==> flow/design.v <==
module register_async #(
  parameter integer WIDTH                 = 8
) (
  input  wire                             clk,
  input  wire                             reset,
  input  wire                             enable,
  input  wire        [ WIDTH -1 : 0 ]     in,
  output wire        [ WIDTH -1 : 0 ]     out
);
  reg [ WIDTH -1 : 0 ] out_reg;
  always @(posedge clk or posedge reset)
  begin
    if (reset)
      out_reg <= 'b0;
    else if (enable)
      out_reg <= in;
  end
  assign out = out_reg;
endmodule
module signed_adder #(
  parameter integer IN1_WIDTH             = 8,
  parameter integer IN2_WIDTH             = 8,
  parameter integer OUT_WIDTH             = 8
) (
  input  wire signed [ IN1_WIDTH  -1 : 0 ] a,
  input  wire signed [ IN2_WIDTH  -1 : 0 ] b,
  output wire signed [ OUT_WIDTH  -1 : 0 ] out
);
assign out = a + b;
endmodule
module accumulator #(
  parameter integer IN_WIDTH              = 8,
  parameter integer OUT_WIDTH             = 8
) (
  input  wire                             clk,
  input  wire                             reset,
  input  wire                             clear,
  input  wire signed [ IN_WIDTH  -1 : 0 ] in,
  output wire signed [ OUT_WIDTH -1 : 0 ] out
);
wire signed [OUT_WIDTH-1:0] next_out = clear ? in : in + out;
register_async #(
  .WIDTH        ( OUT_WIDTH   )
) acc_reg_inst (
  .clk          ( clk         ),
  .reset        ( reset       ),
  .enable       ( 1'b1        ),
  .in           ( next_out    ),
  .out          ( out         )
);
endmodule
module signed_spatial_mult #(
  parameter integer PRECISION                     = 8,                                    
  parameter integer L_PRECISION                   = 2,                                     
  parameter integer TOP_MODULE                    = 1,                                     
  parameter integer A_SIGN_EXTEND                 = 0,                                     
  parameter integer B_SIGN_EXTEND                 = 0,                                     
  parameter integer IN_WIDTH                      = (PRECISION/L_PRECISION) * PRECISION,   
  parameter integer A_WIDTH                       = IN_WIDTH,                              
  parameter integer B_WIDTH                       = IN_WIDTH,                              
  parameter integer OUT_WIDTH                     = PRECISION * 2 + A_SIGN_EXTEND + B_SIGN_EXTEND,                         
  parameter integer NUM_LEVELS                    = $clog2(PRECISION/L_PRECISION),         
  parameter integer MODE_WIDTH                    = 2 * NUM_LEVELS,                        
  parameter integer HALF_PRECISION                = PRECISION / 2                          
) (
  input                                           clk,
  input                                           reset,
  input  wire        [ 2              -1 : 0 ]    prev_level_mode,
  input  wire        [ MODE_WIDTH     -1 : 0 ]    mode,
  input  wire        [ A_WIDTH        -1 : 0 ]    a,
  input  wire        [ B_WIDTH        -1 : 0 ]    b,
  output wire        [ OUT_WIDTH      -1 : 0 ]    out
);
genvar ii, jj, kk;
generate
    wire [2-1:0] higher_level_mode;
    if (TOP_MODULE == 1)
      assign higher_level_mode = 2'b0;
    else
      assign higher_level_mode = prev_level_mode;
    localparam integer A_SIGNED_WIDTH = A_WIDTH + A_SIGN_EXTEND;
    localparam integer B_SIGNED_WIDTH = B_WIDTH + B_SIGN_EXTEND;
    wire signed [ A_SIGNED_WIDTH -1 : 0 ] a_signed;
    wire signed [ B_SIGNED_WIDTH -1 : 0 ] b_signed;
    wire signed [ OUT_WIDTH      -1 : 0 ] out_signed;
    wire a_mode, b_mode;
    assign {a_mode, b_mode} = prev_level_mode;
    assign a_signed = {a_mode && a[IN_WIDTH-1], a};
    assign b_signed = {b_mode && b[IN_WIDTH-1], b};
  if (PRECISION == L_PRECISION)
  begin: FULL_PRECISION  
    assign out_signed = a_signed * b_signed;
    assign out = out_signed;
  end
  else
  begin: LP_MULT_INST
    wire [1:0] curr_level_mode = mode[MODE_WIDTH-1:MODE_WIDTH-2];
    localparam integer LP_MULT_IN_W = IN_WIDTH / 4;
    wire [ LP_MULT_IN_W - 1 : 0 ] a_0;
    wire [ LP_MULT_IN_W - 1 : 0 ] a_1;
    wire [ LP_MULT_IN_W - 1 : 0 ] a_2;
    wire [ LP_MULT_IN_W - 1 : 0 ] a_3;
    wire [ LP_MULT_IN_W - 1 : 0 ] b_0;
    wire [ LP_MULT_IN_W - 1 : 0 ] b_1;
    wire [ LP_MULT_IN_W - 1 : 0 ] b_2;
    wire [ LP_MULT_IN_W - 1 : 0 ] b_3;
    localparam integer II_MAX = PRECISION/(L_PRECISION*2);
    localparam integer JJ_MAX = PRECISION/(L_PRECISION*2); 
    if (TOP_MODULE == 1)
    begin: B_TRANSPOSE
      for (ii=0; ii<II_MAX; ii=ii+1)
      begin: LOOP_II
        for (jj=0; jj<JJ_MAX; jj=jj+1)
        begin: LOOP_JJ
          for (kk=0; kk<L_PRECISION; kk=kk+1)
          begin: LOOP_KK
            assign b_0[kk+L_PRECISION*(jj+ii*JJ_MAX)] = b[kk+L_PRECISION*((ii + 0     )+(jj + 0     )*JJ_MAX*2)];
            assign b_1[kk+L_PRECISION*(jj+ii*JJ_MAX)] = b[kk+L_PRECISION*((ii + 0     )+(jj + II_MAX)*JJ_MAX*2)];
            assign b_2[kk+L_PRECISION*(jj+ii*JJ_MAX)] = b[kk+L_PRECISION*((ii + JJ_MAX)+(jj + 0     )*JJ_MAX*2)];
            assign b_3[kk+L_PRECISION*(jj+ii*JJ_MAX)] = b[kk+L_PRECISION*((ii + JJ_MAX)+(jj + II_MAX)*JJ_MAX*2)];
          end
        end
      end
    end else
    begin
      for (ii=0; ii<II_MAX; ii=ii+1)
      begin: LOOP_II
        for (jj=0; jj<JJ_MAX; jj=jj+1)
        begin: LOOP_JJ
          for (kk=0; kk<L_PRECISION; kk=kk+1)
          begin: LOOP_KK
            assign b_0[kk+L_PRECISION*(jj+ii*JJ_MAX)] = b[kk+L_PRECISION*((jj + 0     )+(ii + 0     )*JJ_MAX*2)];
            assign b_1[kk+L_PRECISION*(jj+ii*JJ_MAX)] = b[kk+L_PRECISION*((jj + JJ_MAX)+(ii + 0     )*JJ_MAX*2)];
            assign b_2[kk+L_PRECISION*(jj+ii*JJ_MAX)] = b[kk+L_PRECISION*((jj + 0     )+(ii + II_MAX)*JJ_MAX*2)];
            assign b_3[kk+L_PRECISION*(jj+ii*JJ_MAX)] = b[kk+L_PRECISION*((jj + JJ_MAX)+(ii + II_MAX)*JJ_MAX*2)];
          end
        end
      end
    end
    for (ii=0; ii<II_MAX; ii=ii+1)
    begin: LOOP_II
      for (jj=0; jj<JJ_MAX; jj=jj+1)
      begin: LOOP_JJ
        for (kk=0; kk<L_PRECISION; kk=kk+1)
        begin: LOOP_KK
          assign a_0[kk+L_PRECISION*(jj+ii*JJ_MAX)] = a[kk+L_PRECISION*((jj + 0     )+(ii + 0     )*JJ_MAX*2)];
          assign a_1[kk+L_PRECISION*(jj+ii*JJ_MAX)] = a[kk+L_PRECISION*((jj + JJ_MAX)+(ii + 0     )*JJ_MAX*2)];
          assign a_2[kk+L_PRECISION*(jj+ii*JJ_MAX)] = a[kk+L_PRECISION*((jj + 0     )+(ii + II_MAX)*JJ_MAX*2)];
          assign a_3[kk+L_PRECISION*(jj+ii*JJ_MAX)] = a[kk+L_PRECISION*((jj + JJ_MAX)+(ii + II_MAX)*JJ_MAX*2)];
        end
      end
    end
    wire signed [ PRECISION + 1             + 1             -1 : 0 ] pp_0;
    wire signed [ PRECISION + A_SIGN_EXTEND + 1             -1 : 0 ] pp_1;
    wire signed [ PRECISION + 1             + B_SIGN_EXTEND -1 : 0 ] pp_2;
    wire signed [ PRECISION + A_SIGN_EXTEND + B_SIGN_EXTEND -1 : 0 ] pp_3;
    wire [MODE_WIDTH-3:0] lower_level_mode;
    if (PRECISION == L_PRECISION*2)
    begin: LAST_LEVEL
      assign lower_level_mode = 'b0;
    end
    else
    begin: NEXT_LEVEL
      assign lower_level_mode = mode[MODE_WIDTH-3:0];
    end
    wire [2-1:0] m0_sign_mode;
    wire [2-1:0] m1_sign_mode;
    wire [2-1:0] m2_sign_mode;
    wire [2-1:0] m3_sign_mode;
    assign m0_sign_mode = curr_level_mode;
    assign m1_sign_mode = {higher_level_mode[1], curr_level_mode[0]};
    assign m2_sign_mode = {curr_level_mode[1], higher_level_mode[0]};
    assign m3_sign_mode = higher_level_mode;
    signed_spatial_mult #(HALF_PRECISION, L_PRECISION, 0, 1            , 1            ) m0 (clk, reset, m0_sign_mode, lower_level_mode, a_0, b_0, pp_0);
    signed_spatial_mult #(HALF_PRECISION, L_PRECISION, 0, A_SIGN_EXTEND, 1            ) m1 (clk, reset, m1_sign_mode, lower_level_mode, a_1, b_1, pp_1);
    signed_spatial_mult #(HALF_PRECISION, L_PRECISION, 0, 1            , B_SIGN_EXTEND) m2 (clk, reset, m2_sign_mode, lower_level_mode, a_2, b_2, pp_2);
    signed_spatial_mult #(HALF_PRECISION, L_PRECISION, 0, A_SIGN_EXTEND, B_SIGN_EXTEND) m3 (clk, reset, m3_sign_mode, lower_level_mode, a_3, b_3, pp_3);
    wire signed [OUT_WIDTH-1:0] spp_0;
    wire signed [OUT_WIDTH-1:0] spp_1;
    wire signed [OUT_WIDTH-1:0] spp_2;
    wire signed [OUT_WIDTH-1:0] spp_3;
    reg [1:0] s_0;
    reg [1:0] s_1;
    reg [1:0] s_2;
    reg [1:0] s_3;
    always @(*) begin
      case (curr_level_mode)
        0: begin
          s_0 = 2'd0;
          s_1 = 2'd1;
          s_2 = 2'd1;
          s_3 = 2'd2;
        end
        1: begin
          s_0 = 2'd0;
          s_1 = 2'd1;
          s_2 = 2'd0;
          s_3 = 2'd1;
        end
        2: begin
          s_0 = 2'd0;
          s_1 = 2'd0;
          s_2 = 2'd1;
          s_3 = 2'd1;
        end
        3: begin
          s_0 = 2'd0;
          s_1 = 2'd0;
          s_2 = 2'd0;
          s_3 = 2'd0;
        end
      endcase
    end
    assign spp_0 = pp_0 <<< (s_0 * HALF_PRECISION);
    assign spp_1 = pp_1 <<< (s_1 * HALF_PRECISION);
    assign spp_2 = pp_2 <<< (s_2 * HALF_PRECISION);
    assign spp_3 = pp_3 <<< (s_3 * HALF_PRECISION);
    assign out = spp_0 + spp_1 + spp_2 + spp_3;
  end  
  endgenerate
endmodule
module systolic_array #(
  parameter integer ARRAY_N               = 4,
  parameter integer ARRAY_M               = 2,
  parameter integer PMAX                  = 8,
  parameter integer PMIN                  = 2,
  parameter integer ACT_WIDTH             = ARRAY_N * PMAX * (PMAX/PMIN),
  parameter integer WGT_WIDTH             = ARRAY_M * ARRAY_N * PMAX * (PMAX/PMIN),
  parameter integer ACCUMULATOR_WIDTH     = 4 * PMAX,
  parameter integer OUT_WIDTH             = ARRAY_M * ACCUMULATOR_WIDTH,
  parameter integer MODE_WIDTH            = $clog2(PMAX/PMIN) * 2
) (
  input  wire                               clk,
  input  wire                               reset,
  input  wire                               out_valid,
  input  wire                               acc_clear,
  input  wire        [ ACT_WIDTH  -1 : 0 ]  activation_in,
  input  wire        [ WGT_WIDTH  -1 : 0 ]  weight_in,
  input  wire        [ MODE_WIDTH -1 : 0 ]  mode,
  output wire        [ OUT_WIDTH  -1 : 0 ]  activation_out,
  output wire                               activation_valid
);
  localparam integer MULT_IN_WIDTH = PMAX * PMAX / PMIN;
  localparam integer MULT_OUT_WIDTH = 2 * PMAX;
  localparam integer ADDER_OUT_WIDTH = 2 * PMAX + $clog2(ARRAY_N);
  localparam integer SYSTOLIC_OUT_WIDTH = ADDER_OUT_WIDTH * ARRAY_M;
  wire        [ OUT_WIDTH          -1 : 0 ]  accumulator_out;
  wire        [ SYSTOLIC_OUT_WIDTH -1 : 0 ]  systolic_out;
  wire        [ ARRAY_M            -1 : 0 ]  systolic_out_valid;
  wire        [ ARRAY_M            -1 : 0 ]  _systolic_out_valid;
  wire        [ ARRAY_M            -1 : 0 ]  systolic_acc_clear;
  wire        [ ARRAY_M            -1 : 0 ]  _systolic_acc_clear;
  genvar n, m;
  generate
  for (m=0; m<ARRAY_M; m=m+1)
  begin: LOOP_INPUT_FORWARD
    for (n=0; n<ARRAY_N; n=n+1)
    begin: LOOP_OUTPUT_FORWARD
      wire        [ MULT_IN_WIDTH   -1 : 0 ] a;          
      wire        [ MULT_IN_WIDTH   -1 : 0 ] b;          
      wire signed [ MULT_OUT_WIDTH  -1 : 0 ] mult_out;   
      wire signed [ ADDER_OUT_WIDTH -1 : 0 ] mac_out;    
      wire        [ ADDER_OUT_WIDTH -1 : 0 ] adder_out;  
      if (m == 0)
      begin
        assign a = activation_in[n*MULT_IN_WIDTH+:MULT_IN_WIDTH];
      end
      else
      begin
        wire  [ MULT_IN_WIDTH -1 : 0 ] fwd_a;
        assign fwd_a = LOOP_INPUT_FORWARD[m-1].LOOP_OUTPUT_FORWARD[n].a;
        register_async #(MULT_IN_WIDTH) fwd_a_reg (clk, reset, 1'b1, fwd_a, a);
      end
      assign b = weight_in[(n + m*ARRAY_N)*MULT_IN_WIDTH+:MULT_IN_WIDTH];
      signed_spatial_mult #(
       .PRECISION           ( PMAX              ),   
       .L_PRECISION         ( PMIN              ),   
       .TOP_MODULE          ( 1                 )    
      ) mult_inst (
        .clk                ( clk               ),   
        .reset              ( reset             ),   
        .prev_level_mode    ( 2'b0              ),   
        .mode               ( mode              ),   
        .a                  ( a                 ),   
        .b                  ( b                 ),   
        .out                ( mult_out          )    
      );
      if (n > 0)
      begin: ADD_MULT_OUT
        wire signed [ ADDER_OUT_WIDTH -1 : 0 ] prev_mac_out;
        assign prev_mac_out = LOOP_INPUT_FORWARD[m].LOOP_OUTPUT_FORWARD[n-1].adder_out;
        signed_adder #(
          .IN1_WIDTH        ( MULT_OUT_WIDTH    ),
          .IN2_WIDTH        ( ADDER_OUT_WIDTH   ),
          .OUT_WIDTH        ( ADDER_OUT_WIDTH   )
        ) adder_inst (
          .a                ( mult_out          ),
          .b                ( prev_mac_out      ),
          .out              ( mac_out           )
        );
      end
      else
      begin
        assign mac_out = mult_out;
      end
      wire enable;
      assign enable = 1'b1;
      register_async #(
        .WIDTH              ( ADDER_OUT_WIDTH   )
      ) reg_inst (
        .clk                ( clk               ),   
        .reset              ( reset             ),   
        .enable             ( enable            ),   
        .in                 ( mac_out           ),   
        .out                ( adder_out         )    
      );
      if (n == ARRAY_N - 1)
      begin
        assign systolic_out[m*ADDER_OUT_WIDTH+:ADDER_OUT_WIDTH] = adder_out;
      end
    end
  end
  endgenerate
  register_async #(1) out_valid_delay1 (clk, reset, 1'b1, out_valid, _systolic_out_valid[0]);
  register_async #(1) out_valid_delay2 (clk, reset, 1'b1, _systolic_out_valid[0], systolic_out_valid[0]);
  register_async #(1) acc_clear_delay1 (clk, reset, 1'b1, acc_clear, _systolic_acc_clear[0]);
  assign systolic_acc_clear[0] = _systolic_acc_clear[0];
  genvar i;
  generate
  for (i=1; i<ARRAY_M; i=i+1)
  begin: CLEAR_AND_VALID
    register_async #(1) out_valid_delay2 (clk, reset, 1'b1, systolic_out_valid[i-1], systolic_out_valid[i]);
    register_async #(1) acc_clear_delay1 (clk, reset, 1'b1, systolic_acc_clear[i-1], systolic_acc_clear[i]);
  end
  endgenerate
  assign activation_out = accumulator_out;
  assign activation_valid = |systolic_out_valid;  
  generate
  for (i=0; i<ARRAY_M; i=i+1)
  begin: ACCUMULATOR
    wire acc_clr;
    wire [ADDER_OUT_WIDTH-1:0] acc_in;
    wire [ACCUMULATOR_WIDTH-1:0] acc_out;
    wire acc_out_valid;
    assign acc_clr = systolic_acc_clear[i];
    assign acc_in = systolic_out[i * ADDER_OUT_WIDTH +: ADDER_OUT_WIDTH];
    assign accumulator_out[ACCUMULATOR_WIDTH*i+:ACCUMULATOR_WIDTH] = acc_out;
    assign acc_out_valid = systolic_out_valid[i];
    accumulator #(
      .IN_WIDTH           ( ADDER_OUT_WIDTH     ),
      .OUT_WIDTH          ( ACCUMULATOR_WIDTH   )
    ) acc_inst (
      .clk                ( clk                 ),
      .reset              ( reset               ),
      .clear              ( acc_clr             ),
      .in                 ( acc_in              ),
      .out                ( acc_out             )
    );
  end
  endgenerate
endmodule
Wiki page: systolic_array / tool data

Tool chain data of systolic_array
Module systolic_array before and after one edit of its RTL, step after step.
Lines under "orig" count in the file above, lines under "edited" in the edited file.
"diff" is "edited" less "orig", of the values as shown.
Library cell names are shortened.
{"block": "setup", "design": "systolic_array", "clock": "clk", "library": "sky130hd", "corner": "tt_025C_1v80"}

The edit
The edit as a unified diff against the file above.
A script made this edit. It changes what the design does and was not meant as an optimisation.
begin of diff
@@ -83,5 +83,5 @@
     wire signed [ A_SIGNED_WIDTH -1 : 0 ] a_signed;
     wire signed [ B_SIGNED_WIDTH -1 : 0 ] b_signed;
-    wire signed [ OUT_WIDTH      -1 : 0 ] out_signed;
+    wire signed [ OUT_WIDTH      -2 : 0 ] out_signed;
     wire a_mode, b_mode;
     assign {a_mode, b_mode} = prev_level_mode;
end of diff

Word-level counts
Yosys after proc, flatten, opt, wreduce and memory -nomap, before mapping. Enables and synchronous resets that opt folds into registers are not counted as muxes. Memory bits, and registers merged into a memory's read port (data or address), are not among the register bits. Print and check cells are not counted. Equal cells are merged and count once.
{"block": "classes", "element": "n_addsub", "orig": 128, "edited": 128, "diff": 0}
{"block": "classes", "element": "shifts", "orig": 160, "edited": 160, "diff": 0}
{"block": "classes", "element": "n_mul", "orig": 128, "edited": 128, "diff": 0}
{"block": "classes", "element": "equal", "orig": 6, "edited": 6, "diff": 0}
{"block": "classes", "element": "muxes", "orig": 10, "edited": 10, "diff": 0}
{"block": "classes", "element": "n_reduce_logical", "orig": 207, "edited": 207, "diff": 0}
{"block": "op_table", "op": "multiplier 3 x 3 -> 6 bit", "orig": 72, "edited": 0, "diff": -72}
{"block": "op_table", "op": "multiplier 3 x 3 -> 5 bit", "orig": 0, "edited": 72, "diff": 72}
{"block": "op_table", "op": "<<< shifter 6 x 3 -> 10 bit", "orig": 32, "edited": 0, "diff": -32}
{"block": "op_table", "op": "<<< shifter 6 x 3 -> 9 bit", "orig": 32, "edited": 0, "diff": -32}
{"block": "op_table", "op": "<<< shifter 4 x 3 -> 9 bit", "orig": 0, "edited": 32, "diff": 32}
{"block": "op_table", "op": "<<< shifter 5 x 3 -> 10 bit", "orig": 0, "edited": 32, "diff": 32}
{"block": "op_table", "op": "multiplier 2 x 3 -> 5 bit", "orig": 24, "edited": 0, "diff": -24}
{"block": "op_table", "op": "multiplier 3 x 2 -> 5 bit", "orig": 24, "edited": 0, "diff": -24}
{"block": "op_table", "op": "multiplier 2 x 3 -> 4 bit", "orig": 0, "edited": 24, "diff": 24}
{"block": "op_table", "op": "multiplier 3 x 2 -> 4 bit", "orig": 0, "edited": 24, "diff": 24}
{"block": "op_table", "op": "<<< shifter 5 x 3 -> 8 bit", "orig": 16, "edited": 8, "diff": -8}
{"block": "op_table", "op": "multiplier 2 x 2 -> 4 bit", "orig": 8, "edited": 0, "diff": -8}
{"block": "op_table", "op": "<<< shifter 4 x 3 -> 8 bit", "orig": 8, "edited": 16, "diff": 8}
{"block": "op_table", "op": "<<< shifter 6 x 3 -> 8 bit", "orig": 8, "edited": 0, "diff": -8}
{"block": "op_table", "op": "multiplier 2 x 2 -> 3 bit", "orig": 0, "edited": 8, "diff": 8}
{"block": "op_table", "op": "<<< shifter 3 x 3 -> 8 bit", "orig": 0, "edited": 8, "diff": 8}
{"block": "op_table", "op": "logical AND 1 bit", "orig": 192, "edited": 192, "diff": 0}
{"block": "op_table", "op": "adder 9 bit", "orig": 48, "edited": 48, "diff": 0}
{"block": "op_table", "op": "<<< shifter 5 x 3 -> 9 bit", "orig": 32, "edited": 32, "diff": 0}
{"block": "op_table", "op": "adder 10 bit", "orig": 24, "edited": 24, "diff": 0}
{"block": "op_table", "op": "adder 16 bit", "orig": 24, "edited": 24, "diff": 0}
{"block": "op_table", "op": "adder 8 bit", "orig": 24, "edited": 24, "diff": 0}
{"block": "op_table", "op": "<<< shifter 9 x 4 -> 16 bit", "orig": 16, "edited": 16, "diff": 0}
{"block": "op_table", "op": "OR reduction 2 bit", "orig": 11, "edited": 11, "diff": 0}
{"block": "op_table", "op": "<<< shifter 10 x 4 -> 16 bit", "orig": 8, "edited": 8, "diff": 0}
{"block": "op_table", "op": "<<< shifter 8 x 4 -> 16 bit", "orig": 8, "edited": 8, "diff": 0}
{"block": "op_table", "op": "equality test 2 bit with constant B", "orig": 4, "edited": 4, "diff": 0}
{"block": "op_table", "op": "case mux 2 bit (select 2 bit)", "orig": 4, "edited": 4, "diff": 0}
The list need not be complete.
{"block": "bits", "element": "ff_bits", "orig": 335, "edited": 335, "diff": 0}
{"block": "bits", "element": "input_bits", "orig": 392, "edited": 392, "diff": 0}
{"block": "bits", "element": "out_inout_bits", "orig": 65, "edited": 65, "diff": 0}
{"block": "bits", "element": "word_cells", "orig": 658, "edited": 658, "diff": 0}

Depth
Depth = most cells in a row (Yosys ltp): at word level without a register or memory, in the mapped netlist without a sequential cell, where the memories' decode and read muxes count.
{"block": "depth", "element": "word_depth", "orig": 12, "edited": 12, "diff": 0}
{"block": "depth", "element": "ABC_AREA", "orig": "0", "edited": "0"}
{"block": "depth", "element": "mapped_depth", "orig": 44, "edited": 52, "diff": 8}
{"block": "depth", "element": "ltp_nobuf", "orig": 42, "edited": 47, "diff": 5}

After synthesis
Source: synth_stat.txt of the flow (Yosys; design flattened, memories mapped). It holds for the ABC_AREA given above (unset counts as 0); a run with the other value may have another netlist.
{"block": "mapped", "element": "buf_cells", "orig": 237, "edited": 221, "diff": -16}
{"block": "mapped", "element": "seqArea_mm2", "orig": 0.008383, "edited": 0.008383, "diff": 0.000000}
{"block": "mapped", "element": "cell_count", "orig": 9743, "edited": 9008, "diff": -735}
{"block": "mapped", "element": "yosys_area_mm2", "orig": 0.0822339, "edited": 0.0767799, "diff": -0.0054540}
{"block": "mapped", "element": "ff_cells", "orig": 335, "edited": 335, "diff": 0}
{"block": "types", "cell": "inv_1", "orig": 1892, "edited": 1520, "diff": -372}
{"block": "types", "cell": "ha_1", "orig": 1047, "edited": 894, "diff": -153}
{"block": "types", "cell": "fa_1", "orig": 1155, "edited": 1028, "diff": -127}
{"block": "types", "cell": "nand2_1", "orig": 1062, "edited": 945, "diff": -117}
{"block": "types", "cell": "xnor2_1", "orig": 629, "edited": 694, "diff": 65}
{"block": "types", "cell": "o21ai_0", "orig": 275, "edited": 233, "diff": -42}
{"block": "types", "cell": "and3_1", "orig": 91, "edited": 57, "diff": -34}
{"block": "types", "cell": "o21a_1", "orig": 61, "edited": 32, "diff": -29}
{"block": "types", "cell": "nor2b_1", "orig": 76, "edited": 49, "diff": -27}
{"block": "types", "cell": "a31oi_1", "orig": 61, "edited": 34, "diff": -27}
{"block": "types", "cell": "or3_1", "orig": 17, "edited": 43, "diff": 26}
{"block": "types", "cell": "a211oi_1", "orig": 14, "edited": 40, "diff": 26}
{"block": "types", "cell": "clkbuf_1", "orig": 190, "edited": 168, "diff": -22}
{"block": "types", "cell": "o21bai_1", "orig": 126, "edited": 147, "diff": 21}
{"block": "types", "cell": "nand2b_1", "orig": 130, "edited": 111, "diff": -19}
{"block": "types", "cell": "xor2_1", "orig": 207, "edited": 225, "diff": 18}
{"block": "types", "cell": "mux2_2", "orig": 19, "edited": 4, "diff": -15}
{"block": "types", "cell": "o22a_1", "orig": 25, "edited": 11, "diff": -14}
The list need not be complete.
By module: a second synthesis without flattening, with its own total; a netlist apart from the flattened one above.
{"block": "hier_totals", "element": "cells_unflattened", "orig": 10762, "edited": 10846, "diff": 84}
{"block": "hier_totals", "element": "hier_area_mm2", "orig": 0.0974309, "edited": 0.0956092, "diff": -0.0018217}
Rows give one instance, submodules left out.
{"block": "modules_orig", "mod": "signed_spatial_mult", "n_cells": 30, "n_inst": 72, "area_mm2": 0.0002602, "seq_area_mm2": 0}
{"block": "modules_orig", "mod": "signed_spatial_mult", "n_cells": 226, "n_inst": 8, "area_mm2": 0.0018418, "seq_area_mm2": 0}
{"block": "modules_orig", "mod": "signed_spatial_mult", "n_cells": 141, "n_inst": 8, "area_mm2": 0.0011448, "seq_area_mm2": 0}
{"block": "modules_orig", "mod": "signed_spatial_mult", "n_cells": 129, "n_inst": 8, "area_mm2": 0.0010523, "seq_area_mm2": 0}
{"block": "modules_orig", "mod": "signed_spatial_mult", "n_cells": 129, "n_inst": 8, "area_mm2": 0.0010523, "seq_area_mm2": 0}
{"block": "modules_orig", "mod": "register_async (WIDTH=32)", "n_cells": 69, "n_inst": 6, "area_mm2": 0.0013488, "seq_area_mm2": 0.0008008}
{"block": "modules_orig", "mod": "signed_spatial_mult", "n_cells": 107, "n_inst": 8, "area_mm2": 0.0008984, "seq_area_mm2": 0}
{"block": "modules_orig", "mod": "register_async (WIDTH=18)", "n_cells": 39, "n_inst": 8, "area_mm2": 0.0007257, "seq_area_mm2": 0.0004504}
{"block": "modules_orig", "mod": "signed_adder", "n_cells": 129, "n_inst": 6, "area_mm2": 0.0009184, "seq_area_mm2": 0}
{"block": "modules_orig", "mod": "accumulator", "n_cells": 298, "n_inst": 2, "area_mm2": 0.0020795, "seq_area_mm2": 0}
{"block": "modules_orig", "mod": "signed_spatial_mult", "n_cells": 12, "n_inst": 24, "area_mm2": 0.0001326, "seq_area_mm2": 0}
{"block": "modules_orig", "mod": "signed_spatial_mult", "n_cells": 12, "n_inst": 24, "area_mm2": 0.0001326, "seq_area_mm2": 0}
{"block": "modules_orig", "mod": "signed_spatial_mult", "n_cells": 7, "n_inst": 8, "area_mm2": 0.0000763, "seq_area_mm2": 0}
{"block": "modules_orig", "mod": "register_async (WIDTH=1)", "n_cells": 3, "n_inst": 5, "area_mm2": 0.0000438, "seq_area_mm2": 0.000025}
{"block": "modules_orig", "mod": "systolic_array", "n_cells": 3, "n_inst": 1, "area_mm2": 0.0000138, "seq_area_mm2": 0}
{"block": "modules_edited", "mod": "signed_spatial_mult", "n_cells": 27, "n_inst": 72, "area_mm2": 0.0002252, "seq_area_mm2": 0}
{"block": "modules_edited", "mod": "signed_spatial_mult", "n_cells": 232, "n_inst": 8, "area_mm2": 0.0019344, "seq_area_mm2": 0}
{"block": "modules_edited", "mod": "signed_spatial_mult", "n_cells": 141, "n_inst": 8, "area_mm2": 0.0011448, "seq_area_mm2": 0}
{"block": "modules_edited", "mod": "signed_spatial_mult", "n_cells": 128, "n_inst": 8, "area_mm2": 0.0010585, "seq_area_mm2": 0}
{"block": "modules_edited", "mod": "signed_spatial_mult", "n_cells": 129, "n_inst": 8, "area_mm2": 0.0010523, "seq_area_mm2": 0}
{"block": "modules_edited", "mod": "register_async (WIDTH=32)", "n_cells": 69, "n_inst": 6, "area_mm2": 0.0013488, "seq_area_mm2": 0.0008008}
{"block": "modules_edited", "mod": "signed_spatial_mult", "n_cells": 107, "n_inst": 8, "area_mm2": 0.0008984, "seq_area_mm2": 0}
{"block": "modules_edited", "mod": "register_async (WIDTH=18)", "n_cells": 39, "n_inst": 8, "area_mm2": 0.0007257, "seq_area_mm2": 0.0004504}
{"block": "modules_edited", "mod": "signed_adder", "n_cells": 129, "n_inst": 6, "area_mm2": 0.0009184, "seq_area_mm2": 0}
{"block": "modules_edited", "mod": "accumulator", "n_cells": 324, "n_inst": 2, "area_mm2": 0.0022396, "seq_area_mm2": 0}
{"block": "modules_edited", "mod": "signed_spatial_mult", "n_cells": 16, "n_inst": 24, "area_mm2": 0.0001251, "seq_area_mm2": 0}
{"block": "modules_edited", "mod": "signed_spatial_mult", "n_cells": 16, "n_inst": 24, "area_mm2": 0.0001251, "seq_area_mm2": 0}
{"block": "modules_edited", "mod": "signed_spatial_mult", "n_cells": 9, "n_inst": 8, "area_mm2": 0.0000701, "seq_area_mm2": 0}
{"block": "modules_edited", "mod": "register_async (WIDTH=1)", "n_cells": 3, "n_inst": 5, "area_mm2": 0.0000438, "seq_area_mm2": 0.000025}
{"block": "modules_edited", "mod": "systolic_array", "n_cells": 3, "n_inst": 1, "area_mm2": 0.0000138, "seq_area_mm2": 0}

Path before layout
OpenSTA on the mapped netlist: ideal clock, no wires. The path of least setup slack (recovery checks aside). Input and output delay are each 20% of the period. Register names are those of the netlist, which keeps one name where synthesis merged equal registers.
{"block": "synth_path", "element": "path_type", "orig": "in2reg", "edited": "in2reg"}
{"block": "synth_path", "element": "start", "orig": "in mode[1]", "edited": "in mode[0]"}
{"block": "synth_path", "element": "end", "orig": "reg LOOP_INPUT_FORWARD[1].LOOP_OUTPUT_FORWARD[3].reg_inst.out_reg[17]", "edited": "reg LOOP_INPUT_FORWARD[1].LOOP_OUTPUT_FORWARD[3].reg_inst.out_reg[17]"}
{"block": "synth_path", "element": "input_delay_ps", "orig": 2200, "edited": 2200, "diff": 0}
{"block": "synth_path", "element": "arrival_ps", "orig": 11672, "edited": 12057, "diff": 385}
{"block": "synth_path", "element": "clock_period_ps", "orig": 11000, "edited": 11000, "diff": 0}
{"block": "synth_path", "element": "path_stages", "orig": 42, "edited": 45, "diff": 3}
{"block": "synth_path", "element": "t_first_pin_ps", "orig": 2200, "edited": 2200, "diff": 0}
{"block": "synth_path", "element": "path_buffers", "orig": 4, "edited": 5, "diff": 1}
{"block": "synth_path", "element": "slack_ps", "orig": -806, "edited": -1188, "diff": -382}
{"block": "synth_path", "element": "required_time_ps", "orig": 10866, "edited": 10869, "diff": 3}
{"block": "synth_path", "element": "setup_ps", "orig": 134, "edited": 131, "diff": -3}
{"block": "synth_path", "element": "path_delay_ps", "orig": 9606, "edited": 9988, "diff": 382}
{"block": "synth_path", "element": "synth_period_reached_ps", "orig": 11806, "edited": 12188, "diff": 382}
"path_delay_ps" = arrival - input delay + setup time.
"path_stages" counts driving pins, that of a launching flip-flop among them; a cell with two outputs on the path counts twice.
"synth_period_reached_ps" = period - worst setup slack (recovery checks aside). The figure is calculated, with input and output delays left at 20% of the set period.
The rows between start and end are the longest chain of elaborated cells between them; the timing report does not say that the signal goes this way. Where chains are equally long, one stands for them.
A line is the first line of the expression or statement that the cell stems from. Yosys adds cells for indexed reads and writes and turns some case tables into memories.
{"block": "synth_via_orig", "path_cell_list": "clkbuf_1 > buf_1 > clkbuf_1 > clkbuf_1 > nand3_1 > inv_1 > fa_1 > ha_1 > ha_1 > fa_1 > xnor2_1 > xnor2_1 > nand2_1 > o21a_1 > fa_1 > inv_1 > fa_1 > inv_1 > [... 6 more ...] > xnor2_1 > inv_1 > nor2_1 > a21oi_1 > fa_1 > fa_1 > inv_1 > ha_1 > nand2_1 > o21ai_0 > or4_1 > and4_1 > or3_1 > ha_1 > and3_1 > o21ai_0 > a31o_2 > xnor3_1", "elab_chain_len": 12, "cone_cells": 66, "cone_lines": 9, "cone_classes": "16 x add/sub; 8 x mul; 3 x eq/ne; 20 x shift; 4 x mux; 15 x reduce/logical"}
{"block": "synth_rtl_orig", "element": "from (decl)", "line_no": 239, "source": "input  wire        [ MODE_WIDTH -1 : 0 ]  mode,"}
{"block": "synth_rtl_orig", "element": "equality test 2 bit", "line_no": 187, "source": "case (curr_level_mode)"}
{"block": "synth_rtl_orig", "element": "OR reduction 4 bit"}
{"block": "synth_rtl_orig", "element": "two-way mux 2 bit", "line_no": 187}
{"block": "synth_rtl_orig", "element": "<<< shifter 6 x 3 -> 10 bit", "line_no": 214, "source": "assign spp_0 = pp_0 <<< (s_0 * HALF_PRECISION);"}
{"block": "synth_rtl_orig", "element": "adder 10 bit (3 in a row)", "line_no": 218, "source": "assign out = spp_0 + spp_1 + spp_2 + spp_3;"}
{"block": "synth_rtl_orig", "element": "<<< shifter 10 x 4 -> 16 bit", "line_no": 214}
{"block": "synth_rtl_orig", "element": "adder 16 bit (3 in a row)", "line_no": 218}
{"block": "synth_rtl_orig", "element": "adder 16 x 18 -> 18 bit", "line_no": 29, "source": "assign out = a + b;"}
{"block": "synth_rtl_orig", "element": "to (assign)", "line_no": 14, "source": "out_reg <= 'b0;"}
{"block": "synth_rtl_orig", "element": "to (assign)", "line_no": 16, "source": "out_reg <= in;"}
{"block": "synth_rtl_orig", "element": "to (decl)", "line_no": 10, "source": "reg [ WIDTH -1 : 0 ] out_reg;"}
{"block": "synth_via_edited", "path_cell_list": "buf_4 > clkbuf_1 > buf_2 > buf_2 > buf_1 > nand2_1 > or2_2 > fa_1 > inv_1 > ha_1 > a31o_2 > ha_1 > xor2_1 > xnor2_1 > xnor2_1 > xnor2_1 > nor2_1 > a21oi_1 > [... 9 more ...] > xnor2_2 > nor2_1 > a21oi_1 > fa_1 > fa_1 > inv_1 > ha_1 > inv_1 > o21bai_1 > a2111oi_0 > or3_1 > xnor2_1 > ha_1 > or4_1 > nand2b_1 > o21a_1 > o311a_1 > xnor2_1", "elab_chain_len": 12, "cone_cells": 66, "cone_lines": 9, "cone_classes": "16 x add/sub; 8 x mul; 3 x eq/ne; 20 x shift; 4 x mux; 15 x reduce/logical"}
{"block": "synth_rtl_edited", "element": "from (decl)", "line_no": 239, "source": "input  wire        [ MODE_WIDTH -1 : 0 ]  mode,"}
{"block": "synth_rtl_edited", "element": "equality test 2 bit", "line_no": 187, "source": "case (curr_level_mode)"}
{"block": "synth_rtl_edited", "element": "OR reduction 4 bit"}
{"block": "synth_rtl_edited", "element": "two-way mux 2 bit", "line_no": 187}
{"block": "synth_rtl_edited", "element": "<<< shifter 5 x 3 -> 10 bit", "line_no": 214, "source": "assign spp_0 = pp_0 <<< (s_0 * HALF_PRECISION);"}
{"block": "synth_rtl_edited", "element": "adder 10 bit (3 in a row)", "line_no": 218, "source": "assign out = spp_0 + spp_1 + spp_2 + spp_3;"}
{"block": "synth_rtl_edited", "element": "<<< shifter 10 x 4 -> 16 bit", "line_no": 214}
{"block": "synth_rtl_edited", "element": "adder 16 bit (3 in a row)", "line_no": 218}
{"block": "synth_rtl_edited", "element": "adder 16 x 18 -> 18 bit", "line_no": 29, "source": "assign out = a + b;"}
{"block": "synth_rtl_edited", "element": "to (assign)", "line_no": 14, "source": "out_reg <= 'b0;"}
{"block": "synth_rtl_edited", "element": "to (assign)", "line_no": 16, "source": "out_reg <= in;"}
{"block": "synth_rtl_edited", "element": "to (decl)", "line_no": 10, "source": "reg [ WIDTH -1 : 0 ] out_reg;"}

Timing after layout
From the final timing report of each run of set A: the path of least setup slack in the routed layout; clock arrival at registers is part of the times.
The report prints the path's times to 10 ps; the period is as set.
{"block": "layout_path", "element": "path_type", "orig": "in2reg", "edited": "in2reg"}
{"block": "layout_path", "element": "start", "orig": "in weight_in[236]", "edited": "in weight_in[205]"}
{"block": "layout_path", "element": "end", "orig": "reg LOOP_INPUT_FORWARD[1].LOOP_OUTPUT_FORWARD[3].reg_inst.out_reg[17]", "edited": "reg LOOP_INPUT_FORWARD[1].LOOP_OUTPUT_FORWARD[2].reg_inst.out_reg[17]"}
{"block": "layout_path", "element": "required_time_ps", "orig": 11500, "edited": 11490, "diff": -10}
{"block": "layout_path", "element": "t_first_pin_ps", "orig": 2180, "edited": 2180, "diff": 0}
{"block": "layout_path", "element": "slack_ps", "orig": 290, "edited": 360, "diff": 70}
{"block": "layout_path", "element": "input_delay_ps", "orig": 2180, "edited": 2180, "diff": 0}
{"block": "layout_path", "element": "clock_period_ps", "orig": 10900, "edited": 10900, "diff": 0}
{"block": "layout_path", "element": "path_stages", "orig": 37, "edited": 41, "diff": 4}
{"block": "layout_path", "element": "path_buffers", "orig": 3, "edited": 1, "diff": -2}
{"block": "layout_path", "element": "arrival_ps", "orig": 11210, "edited": 11130, "diff": -80}
{"block": "layout_path", "element": "setup_ps", "orig": 120, "edited": 110, "diff": -10}
The rows between start and end are the longest chain of elaborated cells between them; the timing report does not say that the signal goes this way. Where chains are equally long, one stands for them.
{"block": "layout_via_orig", "path_cell_list": "clkdlybuf4s50_1 > nand3_2 > fa_1 > inv_1 > ha_1 > a31o_2 > ha_1 > fa_2 > xor2_2 > xnor2_2 > nand2b_4 > o21a_1 > fa_1 > inv_1 > fa_1 > inv_1 > ha_4 > buf_4 > xnor2_2 > buf_4 > mux2i_1 > fa_1 > inv_1 > fa_1 > ha_1 > a21oi_2 > o21bai_1 > a21oi_2 > o21ai_2 > or4_4 > and4_1 > or3_4 > ha_4 > and3_1 > o21ai_1 > a31o_2 > xnor3_1", "elab_chain_len": 9, "cone_cells": 9, "cone_lines": 5, "cone_classes": "6 x add/sub; 1 x mul; 2 x shift"}
{"block": "layout_rtl_orig", "element": "from (decl)", "line_no": 238, "source": "input  wire        [ WGT_WIDTH  -1 : 0 ]  weight_in,"}
{"block": "layout_rtl_orig", "element": "multiplier 3 x 3 -> 6 bit", "line_no": 92, "source": "assign out_signed = a_signed * b_signed;"}
{"block": "layout_rtl_orig", "element": "<<< shifter 6 x 3 -> 9 bit", "line_no": 215, "source": "assign spp_1 = pp_1 <<< (s_1 * HALF_PRECISION);"}
{"block": "layout_rtl_orig", "element": "adder 9 bit (3 in a row)", "line_no": 218, "source": "assign out = spp_0 + spp_1 + spp_2 + spp_3;"}
{"block": "layout_rtl_orig", "element": "<<< shifter 9 x 4 -> 16 bit", "line_no": 216, "source": "assign spp_2 = pp_2 <<< (s_2 * HALF_PRECISION);"}
{"block": "layout_rtl_orig", "element": "adder 16 bit (2 in a row)", "line_no": 218}
{"block": "layout_rtl_orig", "element": "adder 16 x 18 -> 18 bit", "line_no": 29, "source": "assign out = a + b;"}
{"block": "layout_rtl_orig", "element": "to (assign)", "line_no": 14, "source": "out_reg <= 'b0;"}
{"block": "layout_rtl_orig", "element": "to (assign)", "line_no": 16, "source": "out_reg <= in;"}
{"block": "layout_rtl_orig", "element": "to (decl)", "line_no": 10, "source": "reg [ WIDTH -1 : 0 ] out_reg;"}
{"block": "layout_via_edited", "path_cell_list": "clkdlybuf4s50_1 > nand2_2 > or2_2 > fa_1 > inv_1 > ha_1 > a31o_2 > ha_1 > xnor2_1 > xnor2_1 > xnor2_1 > xnor2_2 > nor2_1 > a21oi_2 > fa_1 > inv_1 > fa_1 > inv_1 > [... 5 more ...] > o21ai_1 > nand2b_1 > xnor2_4 > nor2_4 > a21oi_2 > fa_1 > fa_1 > inv_1 > ha_4 > and3_1 > a221oi_4 > and3_1 > nor2_1 > ha_1 > or3_1 > o211ai_1 > o21ai_0 > o41ai_1", "elab_chain_len": 10, "cone_cells": 10, "cone_lines": 6, "cone_classes": "6 x add/sub; 1 x mul; 2 x shift; 1 x reduce/logical"}
{"block": "layout_rtl_edited", "element": "from (decl)", "line_no": 238, "source": "input  wire        [ WGT_WIDTH  -1 : 0 ]  weight_in,"}
{"block": "layout_rtl_edited", "element": "logical AND 1 bit", "line_no": 89, "source": "assign b_signed = {b_mode && b[IN_WIDTH-1], b};"}
{"block": "layout_rtl_edited", "element": "multiplier 3 x 3 -> 5 bit", "line_no": 92, "source": "assign out_signed = a_signed * b_signed;"}
{"block": "layout_rtl_edited", "element": "<<< shifter 5 x 3 -> 9 bit", "line_no": 215, "source": "assign spp_1 = pp_1 <<< (s_1 * HALF_PRECISION);"}
{"block": "layout_rtl_edited", "element": "adder 9 bit (3 in a row)", "line_no": 218, "source": "assign out = spp_0 + spp_1 + spp_2 + spp_3;"}
{"block": "layout_rtl_edited", "element": "<<< shifter 9 x 4 -> 16 bit", "line_no": 216, "source": "assign spp_2 = pp_2 <<< (s_2 * HALF_PRECISION);"}
{"block": "layout_rtl_edited", "element": "adder 16 bit (2 in a row)", "line_no": 218}
{"block": "layout_rtl_edited", "element": "adder 16 x 17 -> 18 bit", "line_no": 29, "source": "assign out = a + b;"}
{"block": "layout_rtl_edited", "element": "to (assign)", "line_no": 14, "source": "out_reg <= 'b0;"}
{"block": "layout_rtl_edited", "element": "to (assign)", "line_no": 16, "source": "out_reg <= in;"}
{"block": "layout_rtl_edited", "element": "to (decl)", "line_no": 10, "source": "reg [ WIDTH -1 : 0 ] out_reg;"}

Measured runs
Both versions went through the flow (Yosys, OpenROAD) with the same settings in each pair. Constraints: input delay and output delay 20% of the set period each, output load 0.01 pF.
{"block": "settings_set_A", "CORE_UTILIZATION": 40, "period_ns": 10.9, "CAP_MARGIN": 20, "CORE_MARGIN": 2, "SLEW_MARGIN": 20}
{"block": "measured_set_A", "element": "ws_hold_ps", "orig": 349, "edited": 348, "diff": -1}
{"block": "measured_set_A", "element": "yosys_chip_area_mm2", "orig": 0.0822339, "edited": 0.0767799, "diff": -0.0054540}
{"block": "measured_set_A", "element": "post_route_stdcell_area_mm2", "orig": 0.103731, "edited": 0.0945895, "diff": -0.0091415}
{"block": "measured_set_A", "element": "worstSetupSlack_ps", "orig": 288, "edited": 359, "diff": 71}
{"block": "measured_set_A", "element": "setup_tns_ps", "orig": 0, "edited": 0, "diff": 0}
{"block": "measured_set_A", "element": "design.die.area_mm2", "orig": 0.209228, "edited": 0.19547, "diff": -0.013758}
{"block": "measured_set_A", "element": "achieved_clock_period_ps", "orig": 10612, "edited": 10541, "diff": -71}
{"block": "measured_set_A", "element": "layout_utilization_frac", "orig": 0.507, "edited": 0.497, "diff": -0.010}
{"block": "settings_set_B", "CORE_ASPECT_RATIO": 1.78, "CORE_UTILIZATION": 50, "CTS_CLUSTER_SIZE": 100, "MAX_ROUTING_LAYER": "met4", "PLACE_DENSITY_LB_ADDON": 0.02, "SETUP_SLACK_MARGIN": 0.37, "SLEW_MARGIN": 35, "TNS_END_PERCENT": 30, "period_ns": 7.82, "CAP_MARGIN": 20, "CORE_MARGIN": 2}
{"block": "measured_set_B", "element": "ws_hold_ps", "orig": 359, "edited": 360, "diff": 1}
{"block": "measured_set_B", "element": "yosys_chip_area_mm2", "orig": 0.0822339, "edited": 0.0767799, "diff": -0.0054540}
{"block": "measured_set_B", "element": "post_route_stdcell_area_mm2", "orig": 0.115751, "edited": 0.107994, "diff": -0.007757}
{"block": "measured_set_B", "element": "worstSetupSlack_ps", "orig": -1586, "edited": -1934, "diff": -348}
{"block": "measured_set_B", "element": "setup_tns_ps", "orig": -91427, "edited": -107890, "diff": -16463}
{"block": "measured_set_B", "element": "design.die.area_mm2", "orig": 0.167864, "edited": 0.156841, "diff": -0.011023}
{"block": "measured_set_B", "element": "achieved_clock_period_ps", "orig": 9406, "edited": 9754, "diff": 348}
{"block": "measured_set_B", "element": "layout_utilization_frac", "orig": 0.708, "edited": 0.709, "diff": 0.001}
"achieved_clock_period_ps": clock period set for the run, less the worst setup slack. It is reckoned from that one timing run; input and output delays stay at 20% of the period that was set.
